==> flow/design.v <==
`default_nettype none
module fifo_16_1024_ft
  (
   input wire        clk,
   input wire        srst,
   input wire [15:0] din,
   input wire        wr_en,
   input wire        rd_en,
   output wire [15:0] dout,
   output wire       full,
   output reg        overflow,
   output wire       empty,
   output wire       valid,
   output reg        underflow,
   output wire       wr_rst_busy,
   output wire       rd_rst_busy
   );
    localparam DEPTH_LOG2 = 4;
    reg [15:0] mem [0:(1<<DEPTH_LOG2)-1];
    reg [DEPTH_LOG2:0] wp;
    reg [DEPTH_LOG2:0] rp;
    assign empty = (wp == rp);
    assign full = (wp[DEPTH_LOG2] != rp[DEPTH_LOG2]) &&
                  (wp[DEPTH_LOG2-1:0] == rp[DEPTH_LOG2-1:0]);
    assign valid = ~empty;
    assign dout = mem[rp[DEPTH_LOG2-1:0]];
    assign wr_rst_busy = 1'b0;
    assign rd_rst_busy = 1'b0;
    always @(posedge clk) begin
	if(wr_en == 1'b1 && full == 1'b0) begin
	    mem[wp[DEPTH_LOG2-1:0]] <= din;
	end
    end
    always @(posedge clk) begin
	if(srst == 1'b1) begin
	    wp <= 0;
	    rp <= 0;
	    overflow <= 1'b0;
	    underflow <= 1'b0;
	end else begin
	    if(wr_en == 1'b1 && full == 1'b0) begin
		wp <= wp + 1'b1;
	    end
	    if(rd_en == 1'b1 && empty == 1'b0) begin
		rp <= rp + 1'b1;
	    end
	    overflow <= wr_en & full;
	    underflow <= rd_en & empty;
	end
    end
endmodule  
`default_nettype wire
`default_nettype none
module ether_rx#(parameter APP_KEY=16'h6000)
(
input wire clk,
input wire reset,
input wire [511:0] recv_data,
input wire recv_valid,
input wire recv_sop,
input wire recv_eop,
input wire [7:0] recv_mty,
output reg [111:0] ether_header_data,
output reg ether_header_valid,
output reg [511:0] ether_data_data,
output reg ether_data_valid,
output reg ether_data_sop,
output reg ether_data_eop,
output reg [7:0] ether_data_mty
);
    enum {IDLE, RECV_ALL, LAST_ONE} state;
    reg [399:0] recv_buf;
    reg [7:0] recv_mty_reg;
    reg ether_data_sop_reg;
    always @(posedge clk) begin
	if(reset == 1'b1) begin
	    state <= IDLE;
	    ether_header_data <= 112'd0;
	    ether_header_valid <= 1'b0;
	    ether_data_data <= 512'd0;
	    ether_data_valid <= 1'b0;
	    ether_data_sop <= 1'b0;
	    ether_data_eop <= 1'b0;
	    ether_data_mty <= 8'd0;
	    recv_buf <= 400'd0;
	    recv_mty_reg <= 8'd0;
	    ether_data_sop_reg <= 1'b0;
	end else begin
	case(state)
	    IDLE: begin
		if(recv_sop == 1'b1 && recv_valid == 1'b1 && recv_data[415:400] == APP_KEY) begin
		    ether_header_data <= recv_data[511:400];
		    ether_header_valid <= 1'b1;
		    if(recv_eop == 1'b1) begin
			ether_data_data <= {recv_data[399:0], 112'd0};
			ether_data_eop <= 1'b1;
			ether_data_sop <= 1'b1;
			ether_data_valid <= 1'b1;
			ether_data_mty <= recv_mty + 14;
			state <= IDLE;
		    end else begin
			ether_data_valid <= 1'b0;
			ether_data_sop_reg <= 1'b1;
			recv_buf <= recv_data[399:0];
			state <= RECV_ALL;
		    end
		end else begin
		    ether_header_data <= 112'd0;
		    ether_header_valid <= 1'b0;
		    ether_data_data <= 512'd0;
		    ether_data_valid <= 1'b0;
		    ether_data_sop <= 1'b0;
		    ether_data_eop <= 1'b0;
		    ether_data_mty <= 8'd0;
		    recv_buf <= 400'd0;
		    recv_mty_reg <= 8'd0;
		    ether_data_sop_reg <= 1'b0;
		end
	    end
	    RECV_ALL: begin
		if(recv_valid == 1'b1) begin
		    ether_data_data <= {recv_buf[399:0], recv_data[511:400]};
		    ether_data_valid <= 1'b1;
		    ether_data_sop <= ether_data_sop_reg;
		    ether_data_sop_reg <= 1'b0;
		    recv_buf <= recv_data[399:0];
		    if(recv_eop == 1'b1) begin
			if(recv_mty >= 50) begin
			    ether_data_mty <= recv_mty - 50;
			    ether_data_eop <= 1'b1;
			    state <= IDLE;
			end else begin
			    ether_data_eop <= 1'b0;
			    recv_mty_reg <= recv_mty + 14;
			    state <= LAST_ONE;
			end
		    end
		end else begin
		    ether_data_valid <= 1'b0;
		end
	    end
	    LAST_ONE: begin
		ether_data_data <= {recv_buf, 112'h0};
		ether_data_valid <= 1'b1;
		ether_data_eop <= 1'b1;
		ether_data_sop <= 1'b0;
		ether_data_mty <= recv_mty_reg;
		state <= IDLE;
	    end
	    default: begin
		state <= IDLE;
	    end
	endcase
	end
    end
endmodule  
`default_nettype wire
`default_nettype none
module ether_tx
(
input wire clk,
input wire reset,
input wire [111:0] ether_header_data,
input wire ether_header_valid,
input wire [511:0] ether_data_data,
input wire ether_data_valid,
input wire ether_data_sop,
input wire ether_data_eop,
input wire [7:0] ether_data_mty,
output reg [511:0] send_data,
output reg send_valid,
output reg send_sop,
output reg send_eop,
output reg [7:0] send_mty
);
    enum {IDLE, RECV_ALL, LAST_ONE} state;
    reg [399:0] send_buf;
    reg [7:0] send_mty_reg;
    always @(posedge clk) begin
	if(reset == 1'b1) begin
	    state <= IDLE;
	    send_data <= 512'd0;
	    send_valid <= 1'b0;
	    send_sop <= 1'b0;
	    send_eop <= 1'b0;
	    send_mty <= 8'd0;
	    send_buf <= 112'd0;
	    send_mty_reg <= 8'd0;
	end else begin
	case(state)
	    IDLE: begin
		if(ether_header_valid == 1'b1 && ether_data_sop == 1'b1 && ether_data_valid == 1'b1) begin
		    send_data <= {ether_header_data, ether_data_data[511:112]};
		    send_valid <= 1'b1;
		    send_sop <= 1'b1;
		    send_buf <= ether_data_data[111:0];
		    if(ether_data_eop == 1'b1) begin
			if(ether_data_mty >= 14) begin
			    send_mty <= ether_data_mty - 14;
			    send_eop <= 1'b1;
			    state <= IDLE;
			end else begin
			    send_mty_reg <= ether_data_mty + 50;
			    send_eop <= 1'b0;
			    state <= LAST_ONE;
			end
		    end else begin
			send_eop <= 1'b0;
			state <= RECV_ALL;
		    end
		end else begin
		    send_data <= 512'd0;
		    send_valid <= 1'b0;
		    send_sop <= 1'b0;
		    send_eop <= 1'b0;
		    send_mty <= 8'd0;
		    send_buf <= 112'd0;
		    send_mty_reg <= 8'd0;
		end
	    end
	    RECV_ALL: begin
		if(ether_data_valid == 1'b1) begin
		    send_data <= {send_buf, ether_data_data[511:112]};
		    send_valid <= 1'b1;
		    send_sop <= 1'b0;
		    send_buf <= ether_data_data[111:0];
		    if(ether_data_eop == 1'b1) begin
			if(ether_data_mty >= 14) begin
			    send_mty <= ether_data_mty - 14;
			    send_eop <= 1'b1;
			    state <= IDLE;
			end else begin
			    send_mty_reg <= ether_data_mty + 50;
			    send_eop <= 1'b0;
			    state <= LAST_ONE;
			end
		    end
		end else begin
		    send_valid <= 1'b0;
		end
	    end
	    LAST_ONE: begin
		send_data <= {send_buf, 400'd0};
		send_valid <= 1'b1;
		send_eop <= 1'b1;
		send_sop <= 1'b0;
		send_mty <= send_mty_reg;
		state <= IDLE;
	    end
	    default: begin
		state <= IDLE;
	    end
	endcase
	end
    end
endmodule  
`default_nettype wire
`default_nettype none
module cmac_usplus_emitter
  (
   input wire clk,
   input wire reset,
   input wire [511:0] din_data,
   input wire din_valid,
   input wire din_sop,
   input wire din_eop,
   input wire [7:0] din_mty,
   output reg [511:0] dout_data,
   output reg dout_valid,
   output wire dout_kick,
   output wire [13:0] dout_bytes,
   input wire cmac_busy,
   input wire cmac_done,
   input wire cmac_tx_rdy
   );
    reg[7:0] data_ready_state;
    reg dout_ready;
    reg [15:0] dout_count;
    always @(posedge clk) begin
	if(reset == 1'b1) begin
	    dout_valid <= 1'b0;
	    dout_ready <= 1'b0;
	    dout_count <= 16'd0;
	    data_ready_state <= 8'd0;
	end else begin
	    dout_data <= din_data;
	    dout_valid <= din_valid;
	    if(data_ready_state == 0) begin
		if(din_valid == 1 && din_sop == 1) begin
		    if(din_eop == 1) begin
			dout_ready <= 1;
			dout_count <= 64 - din_mty;
		    end else begin
			dout_ready <= 0;
			dout_count <= 64;
			data_ready_state <= data_ready_state + 1;
		    end
		end else begin
		    dout_ready <= 0;
		end
	    end else if(data_ready_state == 1) begin
		if(din_valid == 1) begin
		    if(din_eop == 1) begin
			dout_ready <= 1;
			dout_count <= dout_count + (64 - din_mty);
			data_ready_state <= 0;
		    end else begin
			dout_ready <= 0;
			dout_count <= dout_count + 64;
		    end
		end else begin
		    dout_ready <= 0;
		end
	    end else begin
		dout_ready <= 0;
	    end
	end
    end
    reg fifo_rd;
    wire [15:0] fifo_q;
    wire fifo_full, fifo_empty;
    wire fifo_valid;
    wire fifo_overflow, fifo_underflow;
    wire fifo_wr_rst_busy, fifo_rd_rst_busy;
    fifo_16_1024_ft fifo_i(.clk(clk),
			   .srst(reset),
			   .din(dout_count),
			   .wr_en(dout_ready),
			   .rd_en(fifo_rd),
			   .dout(fifo_q),
			   .full(fifo_full),
			   .overflow(fifo_overflow),
			   .empty(fifo_empty),
			   .valid(fifo_valid),
			   .underflow(fifo_underflow),
			   .wr_rst_busy(fifo_wr_rst_busy),
			   .rd_rst_busy(fifo_rd_rst_busy));
    reg [7:0] kick_state;
    reg kick_reg;
    reg [13:0] bytes_reg;
    assign dout_kick = kick_reg;
    assign dout_bytes = bytes_reg;
    always @(posedge clk) begin
	if(reset == 1'b1) begin
	    kick_reg <= 1'b0;
	    bytes_reg <= 14'd0;
	    kick_state <= 8'd0;
	    fifo_rd <= 1'b0;
	end else begin
	    case(kick_state)
		0 : begin
		    if(fifo_valid && cmac_tx_rdy) begin
			kick_reg <= 1'b1;
			kick_state <= kick_state + 1;
			bytes_reg <= fifo_q[13:0];
			fifo_rd <= 1'b1;
		    end else begin
			kick_reg <= 1'b0;
			fifo_rd <= 1'b0;
		    end
		end
		1 : begin
		    fifo_rd <= 1'b0;
		    if(cmac_busy == 1'b1) begin  
			kick_reg <= 1'b0;
			kick_state <= kick_state + 1;
		    end
		end
		2 : begin
		    if(cmac_done == 1'b1) begin  
			kick_state <= 0;
		    end
		end
		default: begin
		    kick_state <= 0;
		    kick_reg <= 1'b0;
		    fifo_rd <= 1'b0;
		end
	    endcase  
	end
    end
endmodule  
`default_nettype wire
`default_nettype none
module ether_echo
  (
   input wire         clk,
   input wire         reset,
   input wire [127:0] rx_dataout0,
   input wire [127:0] rx_dataout1,
   input wire [127:0] rx_dataout2,
   input wire [127:0] rx_dataout3,
   input wire         rx_enaout0,
   input wire         rx_sopout0,
   input wire         rx_eopout0,
   input wire         rx_eopout1,
   input wire         rx_eopout2,
   input wire         rx_eopout3,
   input wire [3:0]   rx_mtyout0,
   input wire [3:0]   rx_mtyout1,
   input wire [3:0]   rx_mtyout2,
   input wire [3:0]   rx_mtyout3,
   output wire [511:0] send_data,
   output wire         send_valid,
   output wire         send_sop,
   output wire         send_eop,
   output wire [7:0]   send_mty,
   output wire         tx_kick,
   output wire [13:0]  tx_bytes,
   input wire          cmac_busy,
   input wire          cmac_done,
   input wire          cmac_tx_rdy
   );
    wire [7:0] recv_mty = rx_eopout3 == 1'b1 ? rx_mtyout3
	       : rx_eopout2 == 1'b1 ? rx_mtyout2 + 8'd16
	       : rx_eopout1 == 1'b1 ? rx_mtyout1 + 8'd32
	       : rx_eopout0 == 1'b1 ? rx_mtyout0 + 8'd48
               : 8'd0;
    wire [111:0] ether_header_data;
    wire         ether_header_valid;
    wire [511:0] ether_data_data;
    wire         ether_data_valid;
    wire         ether_data_sop;
    wire         ether_data_eop;
    wire [7:0]   ether_data_mty;
    ether_rx#(.APP_KEY(16'h3434)) ether_rx_i
      (
       .clk(clk),
       .reset(reset),
       .recv_data({rx_dataout0, rx_dataout1, rx_dataout2, rx_dataout3}),
       .recv_valid(rx_enaout0),
       .recv_sop(rx_sopout0),
       .recv_eop(rx_eopout0 || rx_eopout1 || rx_eopout2 || rx_eopout3),
       .recv_mty(recv_mty),
       .ether_header_data(ether_header_data),
       .ether_header_valid(ether_header_valid),
       .ether_data_data(ether_data_data),
       .ether_data_valid(ether_data_valid),
       .ether_data_sop(ether_data_sop),
       .ether_data_eop(ether_data_eop),
       .ether_data_mty(ether_data_mty)
       );
    ether_tx ether_tx_i
      (
       .clk(clk),
       .reset(reset),
       .ether_header_data({ether_header_data[63:16], ether_header_data[111:64], ether_header_data[15:0]}),  
       .ether_header_valid(ether_header_valid),
       .ether_data_data(ether_data_data),
       .ether_data_valid(ether_data_valid),
       .ether_data_sop(ether_data_sop),
       .ether_data_eop(ether_data_eop),
       .ether_data_mty(ether_data_mty),
       .send_data(send_data),
       .send_valid(send_valid),
       .send_sop(send_sop),
       .send_eop(send_eop),
       .send_mty(send_mty)
       );
    cmac_usplus_emitter cmac_usplus_emitter_i
      (
       .clk(clk),
       .reset(reset),
       .din_data(send_data),
       .din_valid(send_valid),
       .din_sop(send_sop),
       .din_eop(send_eop),
       .din_mty(send_mty),
       .dout_data(),
       .dout_valid(),
       .dout_kick(tx_kick),
       .dout_bytes(tx_bytes),
       .cmac_busy(cmac_busy),
       .cmac_done(cmac_done),
       .cmac_tx_rdy(cmac_tx_rdy)
       );
endmodule  
`default_nettype wire
Reports on ether_echo
What the tools print for ether_echo, step after step.
Line numbers count from 1 in the design file above.
Operators: Yosys type, input widths -> output width; for muxes data width and select width s.
Cell names lack the library's common part.
Not given: n/a

inputs
  design top = ether_echo
  clock input = clk
  standard-cell library = sky130hd
  corner = tt_025C_1v80

Word level
Source: Yosys, flattened and elaborated, memories not mapped. Widths are those after wreduce. Registers that Yosys merges into a memory's read port (data or address) are not register bits. Print and check cells do not count. Equal cells are merged and count once.
Memory sizes are those after Yosys's memory passes, which may raise the word count (mostly to a power of two), join words into wider ones and drop unused or constant bits.

cells by class
  multiplexer cells = 108
  divide/modulo/power cells = 0
  add/sub/neg operators = 14
  $mul = 0
  reductions and logical operators = 38
  bitwise gates (word level) = 3
  equal/unequal tests = 27
  shift-type cells = 0
  magnitude comparators = 2

operators with widths
  operator               number
  $pmux 512 s3           2
  $mux 512               5
  $mux 400               3
  $pmux 400 s2           1
  $mux 112               3
  $pmux 112 s2           1
  $mux 32                7
  $mux 8                 26
  $pmux 32 s2            2
  $mux 16                7
  $pmux 8 s3             3
  $eq 32x1->1 const B    2
  $eq 32x2->1 const B    2
  $logic_not 32->1       2
  $pmux 8 s2             2
  $mux 1                 30
  $mux 7                 4
  $reduce_and 3->1       7
  $pmux 1 s3             7
  $eq 16x14->1 const B   1
  $add 16x16->16         1
  $add 16x7->16 const B  1
  $ne 2x2->1 const B     8
  $add 8x1->8 const B    2
  $eq 8x1->1 const B     2
  $logic_not 8->1        2
  $reduce_and 5->1       3
  $add 4x6->7 const B    2

Other operator kinds: 25; their cells: 54.

bit counts
  output and inout bits = 538
  latch bits = 0
  memory bits (read-only) = 0
  register bits = 1,797
  memories kept = 1
  clocked read ports x word width = 16
  memory bits (writable) = 256

memories
  name                              depth  bits a word  rd ports  write ports  RTL line  RTL
  cmac_usplus_emitter_i.fifo_i.mem  16     16           1         1            19        reg [15:0] mem [0:(1<<DEPTH_LOG2)-1];

Depth
Longest topological path by Yosys (ltp), each cell counted once; first at word level (registers and memories cut), then after technology mapping (sequential cells cut; the memories' decode and read muxes count).

logic depth
  depth in word-level cells = 10
  ABC_AREA = 1
  gate-level depth with buffers = 18
  depth with buffers taken out = 18

Synthesis result
Yosys stat after the flow's synthesis: flattened, memories mapped to cells. It holds for the ABC_AREA given above (unset counts as 0); a run with the other value may have another netlist.
Totals and module areas in this step are rounded.

cell types
  type      number  area in all (um^2)
  dfxtp_1   1,750   35,033.6
  nand2_1   2,116   7.94E+03
  nor2_1    1,849   6.94E+03
  edfxtp_1  224     6.73E+03
  o21ai_0   1,301   6.51E+03
  a21oi_1   875     4,379.2
  a22oi_1   362     2.72E+03
  clkbuf_1  469     1.76E+03
  buf_2     259     1.3E+03
  a31oi_1   111     694.416
  inv_1     122     457.939
  nand3_1   91      455.437
  ha_1      30      375.36
  buf_4     40      300.288
  o32ai_1   29      253.994
  mux2i_1   22      220.211
  buf_6     17      191.434
  o21ai_1   38      190.182

Not listed: further types 31, cells in them 132.

mapped netlist
  mapped area = 77,380 um^2
  mapped flip-flops = 1,974
  sequential area = 41,760 um^2
  cell count = 9,837

Worst setup path after synthesis
Source: OpenSTA report_checks on the synthesized netlist (no wires, ideal clock, input and output delay 20% of the period each), path of least setup slack; recovery checks are left aside. Register names are those of the netlist, which keeps one name where synthesis merged equal registers.

path after synthesis
  path kind = register to register
  from = register ether_tx_i.send_mty[0]
  to = register cmac_usplus_emitter_i.dout_count[13]
  setup time = 0.130 ns
  setup slack = 1.580 ns
  arrival = 2.289 ns
  delay of the path = 2.419 ns
  clock period = 4.0 ns
  stages = 17
  required time = 3.870 ns
  launch time at the first pin = 0.000 ns
  buffers on the path = 0
  synthesis period reached = 2.42 ns

"delay of the path" is the arrival time less input delay plus setup time.
"stages": output pins that drive a net of the path, with the launching flip-flop's if there is one; two outputs of one cell count as two.
"synthesis period reached" = period - worst setup slack (recovery checks aside). The figure is calculated, with input and output delays left at 20% of the set period.
Between the ends stands the longest chain of elaborated cells between them, by number of cells; it is not shown to be the way that was timed. Of several equally long chains one is given.
A line is the first line of the expression or statement that the cell stems from. Yosys adds cells for indexed reads and writes and turns some case tables into memories.
A register here has more assigning lines than the two given.

on the way, after synthesis
  cell sequence = dfxtp_1 -> nor3_1 -> nand3_1 -> o21ai_0 -> nand2_1 -> and2_1 -> ha_1 -> nand2_1 -> inv_1 -> a21oi_1 -> nor2_1 -> nor2_1 -> nand2_1 -> nand2_1 -> nand3_1 -> nand2_1 -> a21oi_1
  length of the longest elaborated chain = 6

ends and longest elaborated chain, after synthesis
  element         RTL line  RTL
  from (decl)     174       output reg [7:0] send_mty
  from (assign)   199       send_mty <= ether_data_mty - 14;
  from (assign)   229       send_mty <= ether_data_mty - 14;
  $sub 7x8->9     305       dout_count <= dout_count + (64 - din_mty);
  $add 16x16->16  305
  $mux 16         303       if(din_eop == 1) begin
  $mux 16         302       if(din_valid == 1) begin
  $mux 16         301       end else if(data_ready_state == 1) begin
  $mux 16         288       if(data_ready_state == 0) begin
  to (assign)     292       dout_count <= 64 - din_mty;
  to (assign)     305
  to (decl)       278       reg [15:0] dout_count;

Worst path after layout
Path of least setup slack in the final report of flow run A (OpenROAD, finished layout, wires in). Where an end is a register, its clock arrival counts in the times.

path post-layout
  path kind = register to register
  from = register ether_tx_i.state
  to = register ether_tx_i.send_data[467]
  clock period = 4.0 ns
  launch time at the first pin = 0.91 ns
  buffers on the path = 2
  setup slack = 0.71 ns
  arrival = 4.12 ns
  setup time = 0.09 ns
  required time = 4.83 ns
  stages = 11

An end named without its bit number is one bit of that signal or, where synthesis recoded a state register, one of its new flip-flops.
A register here has more assigning lines than the two given.

on the way, post-layout
  cell sequence = dfxtp_1 -> nor2_1 -> inv_2 -> nor2_1 -> nor2_2 -> buf_4 -> inv_8 -> nor2_4 -> buf_12 -> nand2_1 -> a31oi_1

ends and longest elaborated chain, post-layout
  element        RTL line  RTL
  from (decl)    176       enum {IDLE, RECV_ALL, LAST_ONE} state;
  from (assign)  181       state <= IDLE;
  from (assign)  201       state <= IDLE;
  to (assign)    193       send_data <= {ether_header_data, ether_data_data[511:112]};
  to (assign)    223       send_data <= {send_buf, ether_data_data[511:112]};
  to (decl)      170       output reg [511:0] send_data,

No chain of elaborated cells between the ends is given.

Subject: ether_echo on sky130hd, stored results

Hello all,

Measured results for ether_echo: 4 stored runs of the Yosys and OpenROAD flow on sky130hd. The settings differ; the order carries no meaning. The constraints put input and output delay at 20% of the set period each and load the outputs with 0.01 pF.
"achieved period": clock period set for the run, less the worst setup slack. It is reckoned from that one timing run; input and output delays stay at 20% of the period that was set.
"critical path time": the worst setup path's part of the clock period (all of it between registers, 20% less for each end at a port) less its slack. A launch clock that arrives late makes it longer, a capture clock that arrives late makes it shorter.
Values from the reports are rounded here.
Settings: n/a = not set for that run.
Results: n/a = not shown.

name                                    flow run A            flow run B            flow run C            flow run D
ABC_AREA                                1                     1                     0                     n/a
CAP_MARGIN                              35                    35                    20                    20
CELL_PAD_IN_SITES_DETAIL_PLACEMENT      2                     2                     n/a                   n/a
CORE_UTILIZATION                        25                    25                    65                    52
CTS_CLUSTER_DIAMETER                    176                   176                   327                   n/a
MIN_ROUTING_LAYER                       met2                  met2                  n/a                   n/a
PLACE_DENSITY                           0.37                  0.37                  0.69                  n/a
period_ns                               4.0                   3.4                   3.9                   4.0
CORE_MARGIN                             2                     2                     2                     2
SLEW_MARGIN                             20                    20                    20                    15
GPL_TIMING_DRIVEN                       n/a                   0                     n/a                   0
SETUP_SLACK_MARGIN                      n/a                   0.97                  -0.16                 n/a
GPL_ROUTABILITY_DRIVEN                  n/a                   n/a                   1                     n/a
HOLD_SLACK_MARGIN                       n/a                   n/a                   0.15                  0.12
CELL_PAD_IN_SITES_GLOBAL_PLACEMENT      n/a                   n/a                   n/a                   3
CORE_ASPECT_RATIO                       n/a                   n/a                   n/a                   0.73
CTS_CLUSTER_SIZE                        n/a                   n/a                   n/a                   55
PLACE_DENSITY_LB_ADDON                  n/a                   n/a                   n/a                   0.21
total negative slack (ns)               0.000                 0.000                 0.000                 n/a
die size (um^2)                         314,000               314,000               117,500               n/a
smallest setup slack (ns)               0.709                 0.819                 0.463                 n/a
lowest hold slack (ns)                  0.289                 0.124                 0.433                 n/a
post-layout utilization (%)             32.9                  34.4                  82.4                  n/a
critical path time (ns)                 3.29                  2.58                  3.44                  n/a
critical path kind                      register to register  register to register  register to register  n/a
Yosys chip area after synthesis (um^2)  77,380                77,380                74,590                n/a
achieved period (ns)                    3.291                 2.581                 3.437                 n/a

Flow run D: stopped before the end: placement reported FLW-0024

Thanks
